==> flow/design.v <==
package mem_types;
    localparam NUM_SETS = 32;
    localparam NUM_ISETS= 32;
    typedef struct packed {  
        logic [(31-($clog2(NUM_SETS)+5)):00] tag;
        logic [($clog2(NUM_SETS)-1):00] set_addr;
        logic [04:00] offset;
        logic   [31:0]  ufp_addr;
        logic   [3:0]   ufp_rmask;
        logic   [3:0]   ufp_wmask;
        logic   [31:0]  ufp_wdata;
    } cache_t;
    typedef struct packed {  
        logic [(31-($clog2(NUM_ISETS)+5)):00] tag;
        logic [($clog2(NUM_ISETS)-1):00] set_addr;
        logic [04:00] offset;
        logic   [31:0]  ufp_addr;
        logic   [3:0]   ufp_rmask;
        logic   [3:0]   ufp_wmask;
        logic   [31:0]  ufp_wdata;
    } icache_t;
endpackage : mem_types
package rv32i_types;
    localparam NUM_ARCH_REG = 32;
    localparam NUM_ROB_ENTRIES = 8;
    localparam NUM_PHYS_REG = NUM_ROB_ENTRIES+ 32;
    localparam PHYS_REG_IDX = $clog2(NUM_PHYS_REG) - 1;
    localparam ARCH_REG_IDX = $clog2(NUM_ARCH_REG) - 1;
    localparam NUM_RS_ENTRIES = 2;
    localparam ST_Q_ENTRIES = 2;  
    localparam LD_RS_ENTRIES = 2;  
    localparam BRANCH_PRED_M = 1;
    localparam NUM_ORDER = 10;
    typedef struct packed {
        logic valid;
        logic [63:0] order;
        logic [31:0] inst;
        logic [ARCH_REG_IDX:0] rs1_addr, rs2_addr, rd_addr;
        logic [31:0] rs1_rdata, rs2_rdata, rd_wdata;
        logic [31:0] pc_rdata;
        logic [31:0] pc_wdata;
        logic [31:0] mem_addr;
        logic [3:0] mem_rmask;
        logic [3:0] mem_wmask;
        logic [31:0] mem_rdata;
        logic [31:0] mem_wdata;
    } rvfi_t;
    typedef struct packed {
        logic [ARCH_REG_IDX:0] rd;
        logic [PHYS_REG_IDX:0] pd;
        logic valid;
        logic [$clog2(NUM_ROB_ENTRIES)-1:0] rob_entry_idx;
        logic [31:0] rs1_value, rs2_value, value;
        logic [6:0]  opcode;
        logic [31:0] pc;
        logic [31:0] calculated_pc_next;
        logic [31:0] mem_addr;
        logic [3:0]  mem_rmask;
        logic [3:0]  mem_wmask;
        logic [31:0]  mem_rdata;
        logic [31:0]  mem_wdata;
    } cdb_entry_t; 
    typedef struct packed {
        logic   [31:0]  inst;  
        logic   [31:0]  pc;
        logic   [31:0]  pc_next;  
        logic           valid;  
        logic   [PHYS_REG_IDX:0]   ps1_s, ps2_s, pd_s;
        logic   [ARCH_REG_IDX:0]  rd_s, rs1_s, rs2_s;
        logic   ps1_valid, ps2_valid;
        logic   [2:0]   funct3;
        logic   [6:0]   funct7;
        logic   [6:0]   opcode;
        logic   [31:0]  imm;
        logic   [63:0]  order;
        logic   [BRANCH_PRED_M - 1:0]   br_hist;
        logic           regf_we;
    } decode_rename_to_dispatch_t;  
    typedef struct packed {
        logic [PHYS_REG_IDX:0] pd;
        logic [ARCH_REG_IDX:0] rs1, rs2, rd;
        logic           write_en;  
    } decode_rename_to_RAT_t;  
    typedef struct packed {
        logic [PHYS_REG_IDX:0] ps1, ps2;
        logic ps1_valid, ps2_valid;
    } RAT_to_decode_rename_t;  
    typedef struct packed {
        logic [ARCH_REG_IDX:0] rd;
        logic [PHYS_REG_IDX:0] pd;
        logic [31:0] pc;
        logic [31:0] pc_next;
        logic [63:0] order;
        logic [6:0] opcode;
        logic [31:0] calculated_pc_next;
        logic   [BRANCH_PRED_M - 1:0]   br_hist;
    } dispatch_to_ROB_only_data_t;  
    typedef struct packed {
        dispatch_to_ROB_only_data_t dispatch_to_ROB_only_data;  
        rvfi_t rvfi;
        logic enqueue_rob;
    } dispatch_to_ROB_t;
    typedef struct packed {
        logic commit;
        dispatch_to_ROB_only_data_t dispatch_data;
        rvfi_t rvfi;
    } ROB_entry_t;
    typedef struct packed {
        logic [($clog2(NUM_ROB_ENTRIES)-1):0] rob_entry_idx;
        logic is_rob_full;
    } ROB_to_dispatch_t;  
    typedef struct packed {
        ROB_entry_t rob_entry;
        logic is_rob_empty;
    } ROB_to_RRF_t;
    typedef struct packed {
        logic dequeue;
    } RRF_to_ROB_t;
    typedef struct packed {
        logic ps1_valid, ps2_valid;
        logic [PHYS_REG_IDX:0] ps1, ps2, pd;
        logic [ARCH_REG_IDX:0] rd;
        logic [2:0] funct3;
        logic [6:0] funct7;
        logic [6:0] opcode;
        logic [31:0] imm;
        logic [$clog2(NUM_ROB_ENTRIES)-1:0] rob_entry_idx;
        logic [31:0] pc;
        logic valid;
    } dispatch_to_rs_t;
    typedef struct packed {
        logic ps1_valid, ps2_valid;
        logic [PHYS_REG_IDX:0] ps1, ps2, pd;
        logic [ARCH_REG_IDX:0] rd;
        logic [2:0] funct3;
        logic [6:0] opcode;
        logic [31:0] imm;
        logic [$clog2(NUM_ROB_ENTRIES)-1:0] rob_entry_idx;
        logic [31:0] pc;
        logic valid;
    } dispatch_to_lsq_t;
    typedef struct packed {
        logic ps1_valid, ps2_valid;
        logic [PHYS_REG_IDX:0] ps1, ps2, pd;
        logic [ARCH_REG_IDX:0] rd;
        logic [2:0] funct3;
        logic [6:0] funct7;
        logic [6:0] opcode;
        logic [31:0] imm;
        logic [$clog2(NUM_ROB_ENTRIES)-1:0] rob_entry_idx;
        logic [31:0] pc;
        logic valid;
    } rs_to_alu_t;
       typedef struct packed {
        logic ps1_valid, ps2_valid;
        logic [PHYS_REG_IDX:0] ps1, ps2, pd;
        logic [ARCH_REG_IDX:0] rd;
        logic [2:0] funct3;
        logic [6:0] funct7;
        logic [6:0] opcode;
        logic [31:0] imm;
        logic [$clog2(NUM_ROB_ENTRIES)-1:0] rob_entry_idx;
        logic [31:0] pc;
        logic valid;
    } rs_to_br_t;
    typedef struct packed {
        logic ps1_valid, ps2_valid;
        logic [PHYS_REG_IDX:0] ps1, ps2, pd;
        logic [ARCH_REG_IDX:0] rd;
        logic [2:0] funct3;
        logic [6:0] funct7;
        logic [6:0] opcode;
        logic [31:0] imm;
        logic [$clog2(NUM_ROB_ENTRIES)-1:0] rob_entry_idx;
        logic [31:0] pc;
        logic valid;
    } rs_to_mult_t;
    typedef struct packed {
        logic ps1_valid, ps2_valid;
        logic [PHYS_REG_IDX:0] ps1, ps2, pd;
        logic [ARCH_REG_IDX:0] rd;
        logic [2:0] funct3;
        logic [6:0] funct7;
        logic [6:0] opcode;
        logic [31:0] imm;
        logic [$clog2(NUM_ROB_ENTRIES)-1:0] rob_entry_idx;
        logic [31:0] pc;
        logic valid;
    } rs_to_div_t;
    typedef struct packed {
        logic [PHYS_REG_IDX:0] pd;
        logic [ARCH_REG_IDX:0] rd;
        logic [2:0] funct3;
        logic [6:0] opcode;
        logic [$clog2(NUM_ROB_ENTRIES)-1:0] rob_entry_idx;
        logic [31:0] pc;
        logic valid;
    } mult_pipe_t;
    typedef struct packed {
        rs_to_alu_t data;
        logic [NUM_ORDER:0] order;
    } ALU_RS_entry_t;
    typedef struct packed {
        rs_to_alu_t data;
        logic [NUM_ORDER:0] order;
    } MUL_RS_entry_t;
    typedef struct packed {
        rs_to_br_t data;
        logic [NUM_ORDER:0] order;
    } BR_RS_entry_t;
    typedef struct packed {
        dispatch_to_lsq_t data;
        logic valid;
    } lsq_entry_t;
    typedef struct packed {
       logic   [31:0]  inst;
       logic   [31:0]  pc;
       logic   [31:0]  pc_next;
       logic   [63:0]  order;
       logic           valid;  
    } fetch_to_queue;  
    typedef enum logic [6:0] {
        op_b_lui       = 7'b0110111,  
        op_b_auipc     = 7'b0010111,  
        op_b_jal       = 7'b1101111,  
        op_b_jalr      = 7'b1100111,  
        op_b_br        = 7'b1100011,  
        op_b_load      = 7'b0000011,  
        op_b_store     = 7'b0100011,  
        op_b_imm       = 7'b0010011,  
        op_b_reg       = 7'b0110011   
    } rv32i_opcode;
    typedef enum logic [6:0] {
        base           = 7'b0000000,
        variant        = 7'b0100000,
        mult           = 7'b0000001
    } funct7_t;
    typedef enum logic [2:0] {
        arith_f3_add   = 3'b000,  
        arith_f3_sll   = 3'b001,
        arith_f3_slt   = 3'b010,
        arith_f3_sltu  = 3'b011,
        arith_f3_xor   = 3'b100,
        arith_f3_sr    = 3'b101,  
        arith_f3_or    = 3'b110,
        arith_f3_and   = 3'b111
    } arith_f3_t;
    typedef enum logic [2:0] {
        load_f3_lb     = 3'b000,
        load_f3_lh     = 3'b001,
        load_f3_lw     = 3'b010,
        load_f3_lbu    = 3'b100,
        load_f3_lhu    = 3'b101
    } load_f3_t;
    typedef enum logic [2:0] {
        store_f3_sb    = 3'b000,
        store_f3_sh    = 3'b001,
        store_f3_sw    = 3'b010
    } store_f3_t;
    typedef enum logic [2:0] { 
        branch_f3_beq  = 3'b000,
        branch_f3_bne  = 3'b001,
        branch_f3_blt  = 3'b100,
        branch_f3_bge  = 3'b101,
        branch_f3_bltu = 3'b110,
        branch_f3_bgeu = 3'b111
    } branch_f3_t;
    typedef enum logic [2:0] {
        alu_op_add     = 3'b000,
        alu_op_sll     = 3'b001,
        alu_op_sra     = 3'b010,
        alu_op_sub     = 3'b011,
        alu_op_xor     = 3'b100,
        alu_op_srl     = 3'b101,
        alu_op_or      = 3'b110,
        alu_op_and     = 3'b111
    } alu_ops;
    typedef enum logic [2:0] {
        mul_op_mul      = 3'b000,
        mul_op_mulh     = 3'b001,
        mul_op_mulhsu   = 3'b010,
        mul_op_mulhu    = 3'b011,
        mul_op_div      = 3'b100,
        mul_op_divu     = 3'b101,
        mul_op_rem      = 3'b110,
        mul_op_remu     = 3'b111
    } mul_ops;
    typedef union packed {
        logic [31:0] word;
        struct packed {
            logic [11:0] i_imm;
            logic [4:0]  rs1;
            logic [2:0]  funct3;
            logic [4:0]  rd;
            rv32i_opcode opcode;
        } i_type;
        struct packed {
            logic [6:0]  funct7;
            logic [4:0]  rs2;
            logic [4:0]  rs1;
            logic [2:0]  funct3;
            logic [4:0]  rd;
            rv32i_opcode opcode;
        } r_type;
        struct packed {
            logic [11:5] imm_s_top;
            logic [4:0]  rs2;
            logic [4:0]  rs1;
            logic [2:0]  funct3;
            logic [4:0]  imm_s_bot;
            rv32i_opcode opcode;
        } s_type;
        struct packed {
            logic [11:5] imm_s_top;
            logic [4:0]  rs2;
            logic [4:0]  rs1;
            logic [2:0]  funct3;
            logic [4:0]  imm_s_bot;
            rv32i_opcode opcode;
        } b_type;
        struct packed {
            logic [31:12] imm;
            logic [4:0]   rd;
            rv32i_opcode  opcode;
        } j_type;
    } instr_t;
endpackage : rv32i_types
module div_seq (
    input  logic        clk,
    input  logic        rst,
    input  logic        start,
    input  logic [32:0] a,
    input  logic [32:0] b,
    output logic        complete,
    output logic [32:0] quotient,
    output logic [32:0] remainder,
    output logic        divide_by_0
);
logic [5:0]  cnt;
logic [32:0] q_reg;      
logic [32:0] r_reg;      
logic [32:0] d_reg;      
logic        neg_q, neg_r, dbz;
logic [32:0] a_save;
logic [33:0] r_shift;
logic [34:0] r_sub;
assign r_shift = {r_reg, q_reg[32]};
assign r_sub   = {1'b0, r_shift} - {2'b00, d_reg};
always_ff @(posedge clk) begin
    if (rst) begin
        cnt <= '0;
    end else if (start) begin
        cnt    <= 6'd33;
        q_reg  <= a[32] ? (~a + 33'd1) : a;
        d_reg  <= b[32] ? (~b + 33'd1) : b;
        r_reg  <= '0;
        neg_q  <= a[32] ^ b[32];
        neg_r  <= a[32];
        dbz    <= (b == '0);
        a_save <= a;
    end else if (cnt != '0) begin
        cnt <= cnt - 6'd1;
        if (r_sub[34]) begin
            r_reg <= r_shift[32:0];
            q_reg <= {q_reg[31:0], 1'b0};
        end else begin
            r_reg <= r_sub[32:0];
            q_reg <= {q_reg[31:0], 1'b1};
        end
    end
end
assign complete    = (cnt == '0);
assign divide_by_0 = dbz;
assign quotient    = dbz ? '1 : (neg_q ? (~q_reg + 33'd1) : q_reg);
assign remainder   = dbz ? a_save : (neg_r ? (~r_reg + 33'd1) : r_reg);
endmodule
module divider_exec #(
    parameter NUM_STAGES = 33
)(
    input   rv32i_types::rs_to_div_t rs_to_div,
    input   logic [31: 0]   ps1_value,
    input   logic [31: 0]   ps2_value,
    input   logic           clk, rst,
    input   logic           cdb_arb_dequeue,           
    input   logic           res_station_select_from_RS,        
    output  rv32i_types::cdb_entry_t div_queue_result,
    output  logic           div_queue_is_full_to_CDB,       
    output  logic           div_is_ready_to_RS             
);
logic   [31: 0] div_queue_result_value;
rv32i_types::rs_to_div_t div_to_cdb_arb;
enum logic [1:0] {
    busy,
    not_busy = 2'b01,
    reset
} state;
logic [32:0] op_a;
logic [32:0] op_b;
logic [32:0] quotient;
logic [32:0] remainder;
logic divide_by_zero;
struct packed {
    rv32i_types::rs_to_div_t data;
    logic [31:0] ps1_value_shadow;
    logic [31:0] ps2_value_shadow;
} shadow_input;
logic shadow_overflow_flag;
assign shadow_overflow_flag = (shadow_input.ps1_value_shadow == 32'h80000000) && (shadow_input.ps2_value_shadow == '1);
logic div_is_done;
assign div_queue_is_full_to_CDB = div_is_done && state == busy;
always_ff @ (posedge clk) begin
    if(rst) begin
        state <= reset;
    end else begin
        case(state)
            busy: begin
                state <= cdb_arb_dequeue ? not_busy : state;
            end
            not_busy: begin
                state <= res_station_select_from_RS ? busy : state;
                shadow_input.data <= rs_to_div;
                shadow_input.ps1_value_shadow <= ps1_value;
                shadow_input.ps2_value_shadow <= ps2_value;
            end
            default: begin  
                state <= div_is_done ? not_busy : state;
                shadow_input <= '0;
            end
        endcase
    end
end
always_comb begin
    op_a = '0;
    op_b = '0;
    if(!rst) begin
        unique case(rs_to_div.funct3[0])
            1'b0: begin
                op_a = {ps1_value[31], ps1_value};
                op_b = {ps2_value[31], ps2_value};
            end
            1'b1: begin
                op_a = {1'b0, ps1_value};
                op_b = {1'b0, ps2_value};
            end
        endcase
    end
end
div_seq div_ip (
                .clk(clk),
                .rst(rst),
                .start(res_station_select_from_RS),
                .a(op_a),
                .b(op_b),
                .complete(div_is_done),
                .quotient(quotient),
                .remainder(remainder),
                .divide_by_0(divide_by_zero)
            );
always_comb begin
    div_to_cdb_arb = '0;
    div_is_ready_to_RS = '0; 
    div_queue_result_value = '0;
    if(!rst) begin
        unique case(state)
            busy: begin
                div_to_cdb_arb = shadow_input.data;
                div_is_ready_to_RS = '0;
            end
            not_busy: begin
                div_to_cdb_arb = '0;
                div_is_ready_to_RS = '1;            
            end
            default: begin
                div_to_cdb_arb = '0;
                div_is_ready_to_RS = '0;            
            end
        endcase
        unique case(shadow_input.data.funct3[1:0])
            2'b00: begin
                div_queue_result_value = divide_by_zero ? '1 : quotient[31:0];
                div_queue_result_value = shadow_overflow_flag ? 32'h80000000 : div_queue_result_value;
            end
            2'b01: begin
                div_queue_result_value = divide_by_zero ? '1 : quotient[31:0];
            end
            2'b10:begin
                div_queue_result_value = remainder[31:0];
                div_queue_result_value = shadow_overflow_flag ? 0 : div_queue_result_value;
            end
            2'b11: begin
                div_queue_result_value = remainder[31:0];
            end
        endcase
    end
    div_queue_result                = '0;
    div_queue_result.rd             = shadow_input.data.rd;
    div_queue_result.pd             = shadow_input.data.pd;
    div_queue_result.valid          = shadow_input.data.valid;
    div_queue_result.rob_entry_idx  = shadow_input.data.rob_entry_idx;
    div_queue_result.rs1_value      = shadow_input.ps1_value_shadow;
    div_queue_result.rs2_value      = shadow_input.ps2_value_shadow;
    div_queue_result.value          = div_queue_result_value;
    div_queue_result.pc            = shadow_input.data.pc;
    div_queue_result.calculated_pc_next = shadow_input.data.pc + 32'd4;
    div_queue_result.opcode        = shadow_input.data.opcode;
    div_queue_result.mem_addr      = '0;
    div_queue_result.mem_rmask     = '0;
    div_queue_result.mem_wmask     = '0;
    div_queue_result.mem_rdata     = '0;
    div_queue_result.mem_wdata     = '0;
end
endmodule
module div_unit
(
    input  logic        clk,
    input  logic        rst,
    input  logic        issue,           
    input  logic [2:0]  funct3,          
    input  logic [6:0]  opcode,
    input  logic [4:0]  rd,
    input  logic [5:0]  pd,
    input  logic [2:0]  rob_idx,
    input  logic [31:0] pc,
    input  logic [31:0] ps1_value,
    input  logic [31:0] ps2_value,
    output logic        ready,           
    input  logic        cdb_dequeue,     
    output logic        res_valid,
    output logic [4:0]  res_rd,
    output logic [5:0]  res_pd,
    output logic [2:0]  res_rob_idx,
    output logic [31:0] res_value,
    output logic [31:0] res_rs1_value,
    output logic [31:0] res_rs2_value,
    output logic [31:0] res_pc,
    output logic [31:0] res_pc_next,
    output logic [6:0]  res_opcode
);
rv32i_types::rs_to_div_t rs;
rv32i_types::cdb_entry_t res;
always_comb begin
    rs               = '0;
    rs.valid         = issue;
    rs.funct3        = funct3;
    rs.opcode        = opcode;
    rs.rd            = rd;
    rs.pd            = pd;
    rs.rob_entry_idx = rob_idx;
    rs.pc            = pc;
end
divider_exec div (
    .rs_to_div                  (rs),
    .ps1_value                  (ps1_value),
    .ps2_value                  (ps2_value),
    .clk                        (clk),
    .rst                        (rst),
    .cdb_arb_dequeue            (cdb_dequeue),
    .res_station_select_from_RS (issue),
    .div_queue_result           (res),
    .div_queue_is_full_to_CDB   (res_valid),
    .div_is_ready_to_RS         (ready)
);
assign res_rd        = res.rd;
assign res_pd        = res.pd;
assign res_rob_idx   = res.rob_entry_idx;
assign res_value     = res.value;
assign res_rs1_value = res.rs1_value;
assign res_rs2_value = res.rs2_value;
assign res_pc        = res.pc;
assign res_pc_next   = res.calculated_pc_next;
assign res_opcode    = res.opcode;
endmodule
# Reports on div_unit
# Tool output for the design above before and after an edit, in the order of the flow.
# "before" refers to lines of the RTL above, "after" to lines of the edited file.
# "change" is "after" less "before", of the values as shown; "change_rel_pct" is that difference over "before", in percent.
# Operators: Yosys type, input widths -> output width; for muxes data width and select width s.
# Library cell names are shortened.
# A cell with n/a has no value.
[design] top="div_unit" clock="clk" lib="sky130hd" pvt_corner="tt_025C_1v80"

# Diff
# Unified diff, file above to edited file.
# The edited RTL no longer does the same as the RTL above: the edit was made by script, with no optimisation intended.
# begin of diff
@@ -345,5 +345,7 @@
 logic [33:0] r_shift;
 logic [34:0] r_sub;
-assign r_shift = {r_reg, q_reg[32]};
+logic [33:0] r_shift_p1;
+always_ff @(posedge clk) r_shift_p1 <= {r_reg, q_reg[32]};
+assign r_shift = r_shift_p1;
 assign r_sub   = {1'b0, r_shift} - {2'b00, d_reg};
 always_ff @(posedge clk) begin
# end of diff

# Word-level counts
# Source: Yosys, flattened and elaborated, memories not mapped. Widths are those after wreduce. Registers that Yosys merges into a memory's read port (data or address) are not register bits. Print and check cells do not count. Equal cells are merged and count once.
[word_totals] item="register_bits" before=302 after=336 change=34 change_rel_pct=11.26
[word_totals] item="inputBits" before=124 after=124 change=0 change_rel_pct=0.00
[word_totals] item="out_inout_bits" before=183 after=183 change=0 change_rel_pct=0.00
[word_totals] item="elab_cells" before=81 after=82 change=1 change_rel_pct=1.23
[op_classes] item="addsub" before=7 after=7 change=0 change_rel_pct=0.00
[op_classes] item="eq_ne" before=8 after=8 change=0 change_rel_pct=0.00
[op_classes] item="n_mux" before=30 after=30 change=0 change_rel_pct=0.00
[op_classes] item="logic" before=8 after=8 change=0 change_rel_pct=0.00
[op_classes] item="reduce_logical" before=14 after=14 change=0 change_rel_pct=0.00
[ops] operator="$mux 32" before=8 after=8 change=0 change_rel_pct=0.00
[ops] operator="$mux 33" before=7 after=7 change=0 change_rel_pct=0.00
[ops] operator="$mux 1" before=3 after=3 change=0 change_rel_pct=0.00
[ops] operator="$mux 2" before=3 after=3 change=0 change_rel_pct=0.00
[ops] operator="$not 1->1" before=3 after=3 change=0 change_rel_pct=0.00
[ops] operator="$reduce_and 2->1" before=3 after=3 change=0 change_rel_pct=0.00
[ops] operator="$add 32x1->32 const B" before=2 after=2 change=0 change_rel_pct=0.00
[ops] operator="$add 33x1->33 const B" before=2 after=2 change=0 change_rel_pct=0.00
[ops] operator="$eq 2x1->1 const B" before=2 after=2 change=0 change_rel_pct=0.00
[ops] operator="$eq 2x2->1 const B" before=2 after=2 change=0 change_rel_pct=0.00
[ops] operator="$eq 32x32->1 const B" before=2 after=2 change=0 change_rel_pct=0.00
[ops] operator="$logic_and 1x1->1" before=2 after=2 change=0 change_rel_pct=0.00
[ops] operator="$logic_not 2->1" before=2 after=2 change=0 change_rel_pct=0.00
[ops] operator="$mux 6" before=2 after=2 change=0 change_rel_pct=0.00
[ops] operator="$ne 2x2->1 const B" before=2 after=2 change=0 change_rel_pct=0.00
[ops] operator="$not 32->32" before=2 after=2 change=0 change_rel_pct=0.00
[ops] operator="$not 33->33" before=2 after=2 change=0 change_rel_pct=0.00
[ops] operator="$pmux 32 s2" before=2 after=2 change=0 change_rel_pct=0.00
[ops] operator="$pmux 33 s2" before=2 after=2 change=0 change_rel_pct=0.00
[ops] operator="$add 32x3->32 const B" before=1 after=1 change=0 change_rel_pct=0.00
[ops] operator="$logic_not 33->1" before=1 after=1 change=0 change_rel_pct=0.00
[ops] operator="$logic_not 6->1" before=1 after=1 change=0 change_rel_pct=0.00
[ops] operator="$pmux 2 s2" before=1 after=1 change=0 change_rel_pct=0.00
[ops] operator="$pmux 32 s4" before=1 after=1 change=0 change_rel_pct=0.00
[ops] operator="$pmux 96 s2" before=1 after=1 change=0 change_rel_pct=0.00
[ops] operator="$reduce_and 3->1" before=1 after=1 change=0 change_rel_pct=0.00
[ops] operator="$reduce_bool 2->1" before=1 after=1 change=0 change_rel_pct=0.00
[ops] operator="$reduce_bool 3->1" before=1 after=1 change=0 change_rel_pct=0.00
# Not every row of either side is listed.

# Logic depth
# Longest topological path by Yosys (ltp), each cell counted once; first at word level (registers and memories cut), then after technology mapping (sequential cells cut; the memories' decode and read muxes count).
[depth] item="word_depth" before=7 after=7 change=0 change_rel_pct=0.00
[depth] item="ABC_AREA" before="0" after="0"
[depth] item="ltp_mapped" before=15 after=14 change=-1 change_rel_pct=-6.67
[depth] item="depth_no_buf" before=13 after=12 change=-1 change_rel_pct=-7.69

# Netlist
# Yosys stat after the flow's synthesis: flattened, memories mapped to cells. It holds for the ABC_AREA given above (unset counts as 0); a run with the other value may have another netlist.
[by_type] cell_type="nand2_1" before=110 after=153 change=43 change_rel_pct=39.09
[by_type] cell_type="dfxtp_1" before=9 after=43 change=34 change_rel_pct=377.78
[by_type] cell_type="nand4_1" before=35 after=15 change=-20 change_rel_pct=-57.14
[by_type] cell_type="o31ai_1" before=41 after=23 change=-18 change_rel_pct=-43.90
[by_type] cell_type="a21oi_1" before=100 after=113 change=13 change_rel_pct=13.00
[by_type] cell_type="nor2b_1" before=50 after=37 change=-13 change_rel_pct=-26.00
[by_type] cell_type="o22ai_1" before=33 after=21 change=-12 change_rel_pct=-36.36
[by_type] cell_type="nand3_1" before=19 after=30 change=11 change_rel_pct=57.89
[by_type] cell_type="or3_1" before=15 after=5 change=-10 change_rel_pct=-66.67
[by_type] cell_type="a21o_1" before=13 after=20 change=7 change_rel_pct=53.85
[by_type] cell_type="clkbuf_1" before=67 after=61 change=-6 change_rel_pct=-8.96
[by_type] cell_type="o41ai_1" before=16 after=10 change=-6 change_rel_pct=-37.50
[by_type] cell_type="o221ai_1" before=1 after=7 change=6 change_rel_pct=600.00
[by_type] cell_type="nor2_1" before=158 after=163 change=5 change_rel_pct=3.16
[by_type] cell_type="inv_1" before=60 after=65 change=5 change_rel_pct=8.33
[by_type] cell_type="a221oi_1" before=0 after=5 change=5
[by_type] cell_type="xnor2_1" before=100 after=104 change=4 change_rel_pct=4.00
[by_type] cell_type="o21ai_0" before=73 after=77 change=4 change_rel_pct=5.48
# Not every row of either side is listed.
[mapped] item="cell_count" before=1726 after=1776 change=50 change_rel_pct=2.90
[mapped] item="mapped_area_um2" before=16881.2 after=17495.5 change=614.3 change_rel_pct=3.64
[mapped] item="seq_area_um2" before=7777.5 after=8458.1 change=680.6 change_rel_pct=8.75
[mapped] item="ffs" before=262 after=296 change=34 change_rel_pct=12.98
[mapped] item="buf_cells" before=200 after=191 change=-9 change_rel_pct=-4.50
# By module: a second synthesis without flattening, with its own total; a netlist apart from the flattened one above.
[hier_totals] item="hier_cells" before=1792 after=1827 change=35 change_rel_pct=1.95
[hier_totals] item="area_unflattened_um2" before=17859.6 after=18336.3 change=476.7 change_rel_pct=2.67
# Rows give one instance, submodules left out.
[modules_before] mod="div_seq" instances=1 cells=1073 area_um2=10083.4 mod_seq_area_um2=4144.0
[modules_before] mod="divider_exec" instances=1 cells=718 area_um2=7772.5 mod_seq_area_um2=3663.5
[modules_before] mod="div_unit" instances=1 cells=1 area_um2=3.8 mod_seq_area_um2=0.0
[modules_after] mod="div_seq" instances=1 cells=1108 area_um2=10560.1 mod_seq_area_um2=4824.6
[modules_after] mod="divider_exec" instances=1 cells=718 area_um2=7772.5 mod_seq_area_um2=3663.5
[modules_after] mod="div_unit" instances=1 cells=1 area_um2=3.8 mod_seq_area_um2=0.0

# Path before layout
# Path of least setup slack by OpenSTA after synthesis, without wires, with an ideal clock, recovery checks aside; 20% of the period is set as input and as output delay. Where synthesis merged equal registers, the netlist keeps one of their names.
[synth_timing] item="kind" before="input port to flip-flop" after="input port to flip-flop"
[synth_timing] item="from" before="input port rst" after="input port rst"
[synth_timing] item="to" before="register div.shadow_input" after="register div.shadow_input"
[synth_timing] item="period_ns" before=5.5 after=5.5 change=0.0 change_rel_pct=0.00
[synth_timing] item="input_delay_ns" before=1.100 after=1.100 change=0.000 change_rel_pct=0.00
[synth_timing] item="setup_ns" before=0.598 after=0.598 change=0.000
[synth_timing] item="launch_ns" before=1.100 after=1.100 change=0.000 change_rel_pct=0.00
[synth_timing] item="arrival_time_ns" before=7.511 after=7.296 change=-0.215 change_rel_pct=-2.86
[synth_timing] item="required_time_ns" before=4.902 after=4.902 change=0.000 change_rel_pct=0.00
[synth_timing] item="path_slack_ns" before=-2.609 after=-2.394 change=0.215
[synth_timing] item="path_delay_ns" before=7.009 after=6.794 change=-0.215 change_rel_pct=-3.07
[synth_timing] item="stages" before=8 after=7 change=-1 change_rel_pct=-12.50
[synth_timing] item="n_path_buf" before=7 after=6 change=-1 change_rel_pct=-14.29
[synth_timing] item="synth_period_reached_ns" before=8.109 after=7.894 change=-0.215 change_rel_pct=-2.65
# "path_delay_ns" is the arrival time less input delay plus setup time.
# "stages": output pins that drive a net of the path, with the launching flip-flop's if there is one; two outputs of one cell count as two.
# "synth_period_reached_ns" = period - worst setup slack (recovery checks aside). The figure is calculated, with input and output delays left at 20% of the set period.
# An end named without its bit number is one bit of that signal or, where synthesis recoded a state register, one of its new flip-flops.
# Between the ends stands the longest chain of elaborated cells between them, by number of cells; it is not shown to be the way that was timed. Of several equally long chains one is given.
# A line is the first line of the expression or statement that the cell stems from. Yosys adds cells for indexed reads and writes and turns some case tables into memories.
[synth_via_before] cell_sequence="clkbuf_1 buf_1 clkbuf_1 clkbuf_1 clkbuf_1 buf_1 buf_1 nor2_1" elab_chain_len=2 cone_cells=2 cone_lines=0 classes_between="logic: 1; reduce/logical: 1"
[synth_rtl_before] item="start: declaration" line=516 source="input  logic        rst,"
[synth_rtl_before] item="$not 1->1"
[synth_rtl_before] item="$reduce_and 2->1"
[synth_rtl_before] item="end: assignment" line=427 source="shadow_input <= '0;"
[synth_rtl_before] item="end: declaration" line=406 source="} shadow_input;"
[synth_via_after] cell_sequence="clkbuf_1 clkbuf_1 buf_1 clkbuf_1 buf_1 clkbuf_1 nor2_1" elab_chain_len=2 cone_cells=2 cone_lines=0 classes_between="logic: 1; reduce/logical: 1"
[synth_rtl_after] item="start: declaration" line=518 source="input  logic        rst,"
[synth_rtl_after] item="$not 1->1"
[synth_rtl_after] item="$reduce_and 2->1"
[synth_rtl_after] item="end: assignment" line=429 source="shadow_input <= '0;"
[synth_rtl_after] item="end: declaration" line=408 source="} shadow_input;"

# Path in the finished layout
# Path of least setup slack in the final report of each run of pair 1 (OpenROAD, finished layout, wires in). Where an end is a register, its clock arrival counts in the times.
[layout_timing] item="kind" before="flip-flop to output port" after="flip-flop to output port"
[layout_timing] item="from" before="register div.div_ip.r_reg[8]" after="register div.div_ip.q_reg[4]"
[layout_timing] item="to" before="output port res_value[29]" after="output port res_value[28]"
[layout_timing] item="period_ns" before=5.38 after=5.38 change=0.00 change_rel_pct=0.00
[layout_timing] item="output_delay_ns" before=1.08 after=1.08 change=0.00 change_rel_pct=0.00
[layout_timing] item="launch_ns" before=0.57 after=0.55 change=-0.02 change_rel_pct=-3.51
[layout_timing] item="arrival_time_ns" before=4.08 after=4.12 change=0.04 change_rel_pct=0.98
[layout_timing] item="required_time_ns" before=4.30 after=4.30 change=0.00 change_rel_pct=0.00
[layout_timing] item="path_slack_ns" before=0.22 after=0.18 change=-0.04
[layout_timing] item="stages" before=11 after=10 change=-1 change_rel_pct=-9.09
[layout_timing] item="n_path_buf" before=1 after=2 change=1 change_rel_pct=100.00
# Between the ends stands the longest chain of elaborated cells between them, by number of cells; it is not shown to be the way that was timed. Of several equally long chains one is given.
# At most two assigning lines are given for a register; there are more.
[layout_via_before] cell_sequence="edfxtp_1 or4_4 or4_4 or4_4 or4_4 o41ai_2 xor2_1 mux2i_1 o22ai_1 nor2_1 dlygate4sd2_1" elab_chain_len=7 cone_cells=7 cone_lines=4 classes_between="add/sub: 1; mux: 5; logic: 1"
[layout_rtl_before] item="start: declaration" line=341 source="logic [32:0] r_reg;"
[layout_rtl_before] item="start: assignment" line=364 source="r_reg <= r_shift[32:0];"
[layout_rtl_before] item="start: assignment" line=367 source="r_reg <= r_sub[32:0];"
[layout_rtl_before] item="$not 32->32" line=375 source="assign remainder   = dbz ? a_save : (neg_r ? (~r_reg + 33'd1) : r_reg);"
[layout_rtl_before] item="$add 32x1->32" line=375
[layout_rtl_before] item="$mux 32 x2" line=375
[layout_rtl_before] item="$mux 32" line=488 source="div_queue_result_value = shadow_overflow_flag ? 0 : div_queue_result_value;"
[layout_rtl_before] item="$pmux 32 s4" line=478 source="unique case(shadow_input.data.funct3[1:0])"
[layout_rtl_before] item="$mux 32" line=463 source="if(!rst) begin"
[layout_rtl_before] item="end: declaration" line=532 source="output logic [31:0] res_value,"
[layout_via_after] cell_sequence="edfxtp_1 nor4_1 nand4b_1 buf_4 or4_4 or4_4 o31a_1 xnor2_1 a21oi_1 clkdlybuf4s50_1" elab_chain_len=7 cone_cells=7 classes_between="add/sub: 1; mux: 5; logic: 1"
[layout_rtl_after] item="start: declaration" line=340 source="logic [32:0] q_reg;"
[layout_rtl_after] item="start: assignment" line=356 source="q_reg  <= a[32] ? (~a + 33'd1) : a;"
[layout_rtl_after] item="start: assignment" line=367 source="q_reg <= {q_reg[31:0], 1'b0};"
[layout_rtl_after] item="$not 32->32" line=376 source="assign quotient    = dbz ? '1 : (neg_q ? (~q_reg + 33'd1) : q_reg);"
[layout_rtl_after] item="$add 32x1->32" line=376
[layout_rtl_after] item="$mux 32" line=376
[layout_rtl_after] item="$mux 32" line=482 source="div_queue_result_value = divide_by_zero ? '1 : quotient[31:0];"
[layout_rtl_after] item="$mux 32" line=483 source="div_queue_result_value = shadow_overflow_flag ? 32'h80000000 : div_queue_result_value;"
[layout_rtl_after] item="$pmux 32 s4" line=480 source="unique case(shadow_input.data.funct3[1:0])"
[layout_rtl_after] item="$mux 32" line=465 source="if(!rst) begin"
[layout_rtl_after] item="end: declaration" line=534 source="output logic [31:0] res_value,"

# Layout results
# Both versions went through the flow (Yosys, OpenROAD) with the same settings in each pair. Constraints: input delay and output delay 20% of the set period each, output load 0.01 pF.
[settings_pair_1] CORE_UTILIZATION=40 PLACE_DENSITY=0.6 period_ns=5.38 CAP_MARGIN=20 CORE_MARGIN=2 SLEW_MARGIN=20
[measured_pair_1] item="post_synth_area_um2" before=16881.2 after=17495.5 change=614.3 change_rel_pct=3.64
[measured_pair_1] item="dieArea_um2" before=43863.0 after=45428.7 change=1565.7 change_rel_pct=3.57
[measured_pair_1] item="final_cell_area_um2" before=20810.0 after=21682.0 change=872.0 change_rel_pct=4.19
[measured_pair_1] item="finalUtil_frac" before=0.498 after=0.502 change=0.004
[measured_pair_1] item="timing.setup.ws_ns" before=0.222 after=0.185 change=-0.037
[measured_pair_1] item="tns_ns" before=0.000 after=0.000 change=0.000
[measured_pair_1] item="final_hold_ws_ns" before=0.459 after=0.341 change=-0.118
[measured_pair_1] item="power.total_mw" before=7.208 after=7.887 change=0.679 change_rel_pct=9.42
[measured_pair_1] item="period_reached_ns" before=5.158 after=5.195 change=0.037 change_rel_pct=0.72
[settings_pair_2] CAP_MARGIN=40 CORE_UTILIZATION=62 CTS_CLUSTER_SIZE=98 GPL_TIMING_DRIVEN=1 PLACE_DENSITY=0.8 SETUP_SLACK_MARGIN=-0.02 TNS_END_PERCENT=55 period_ns=4.88 CORE_MARGIN=2 SLEW_MARGIN=20
[measured_pair_2] item="post_synth_area_um2" before=16881.2 after=17495.5 change=614.3 change_rel_pct=3.64
[measured_pair_2] item="dieArea_um2" before=28564.4 after=29578.8 change=1014.4 change_rel_pct=3.55
[measured_pair_2] item="final_cell_area_um2" before=20684.8 after=21464.3 change=779.5 change_rel_pct=3.77
[measured_pair_2] item="finalUtil_frac" before=0.77 after=0.773 change=0.003
[measured_pair_2] item="timing.setup.ws_ns" before=-0.050 after=0.055 change=0.105
[measured_pair_2] item="tns_ns" before=-0.074 after=0.000 change=0.074
[measured_pair_2] item="final_hold_ws_ns" before=0.482 after=0.337 change=-0.145
[measured_pair_2] item="power.total_mw" before=7.679 after=8.568 change=0.889 change_rel_pct=11.58
[measured_pair_2] item="period_reached_ns" before=4.930 after=4.825 change=-0.105 change_rel_pct=-2.13
# "period_reached_ns" = clock period - worst setup slack. The figure is calculated, with input and output delays left at 20% of the set period.
# "power.total_mw" is the tool's figure for a default switching activity; nothing was simulated.
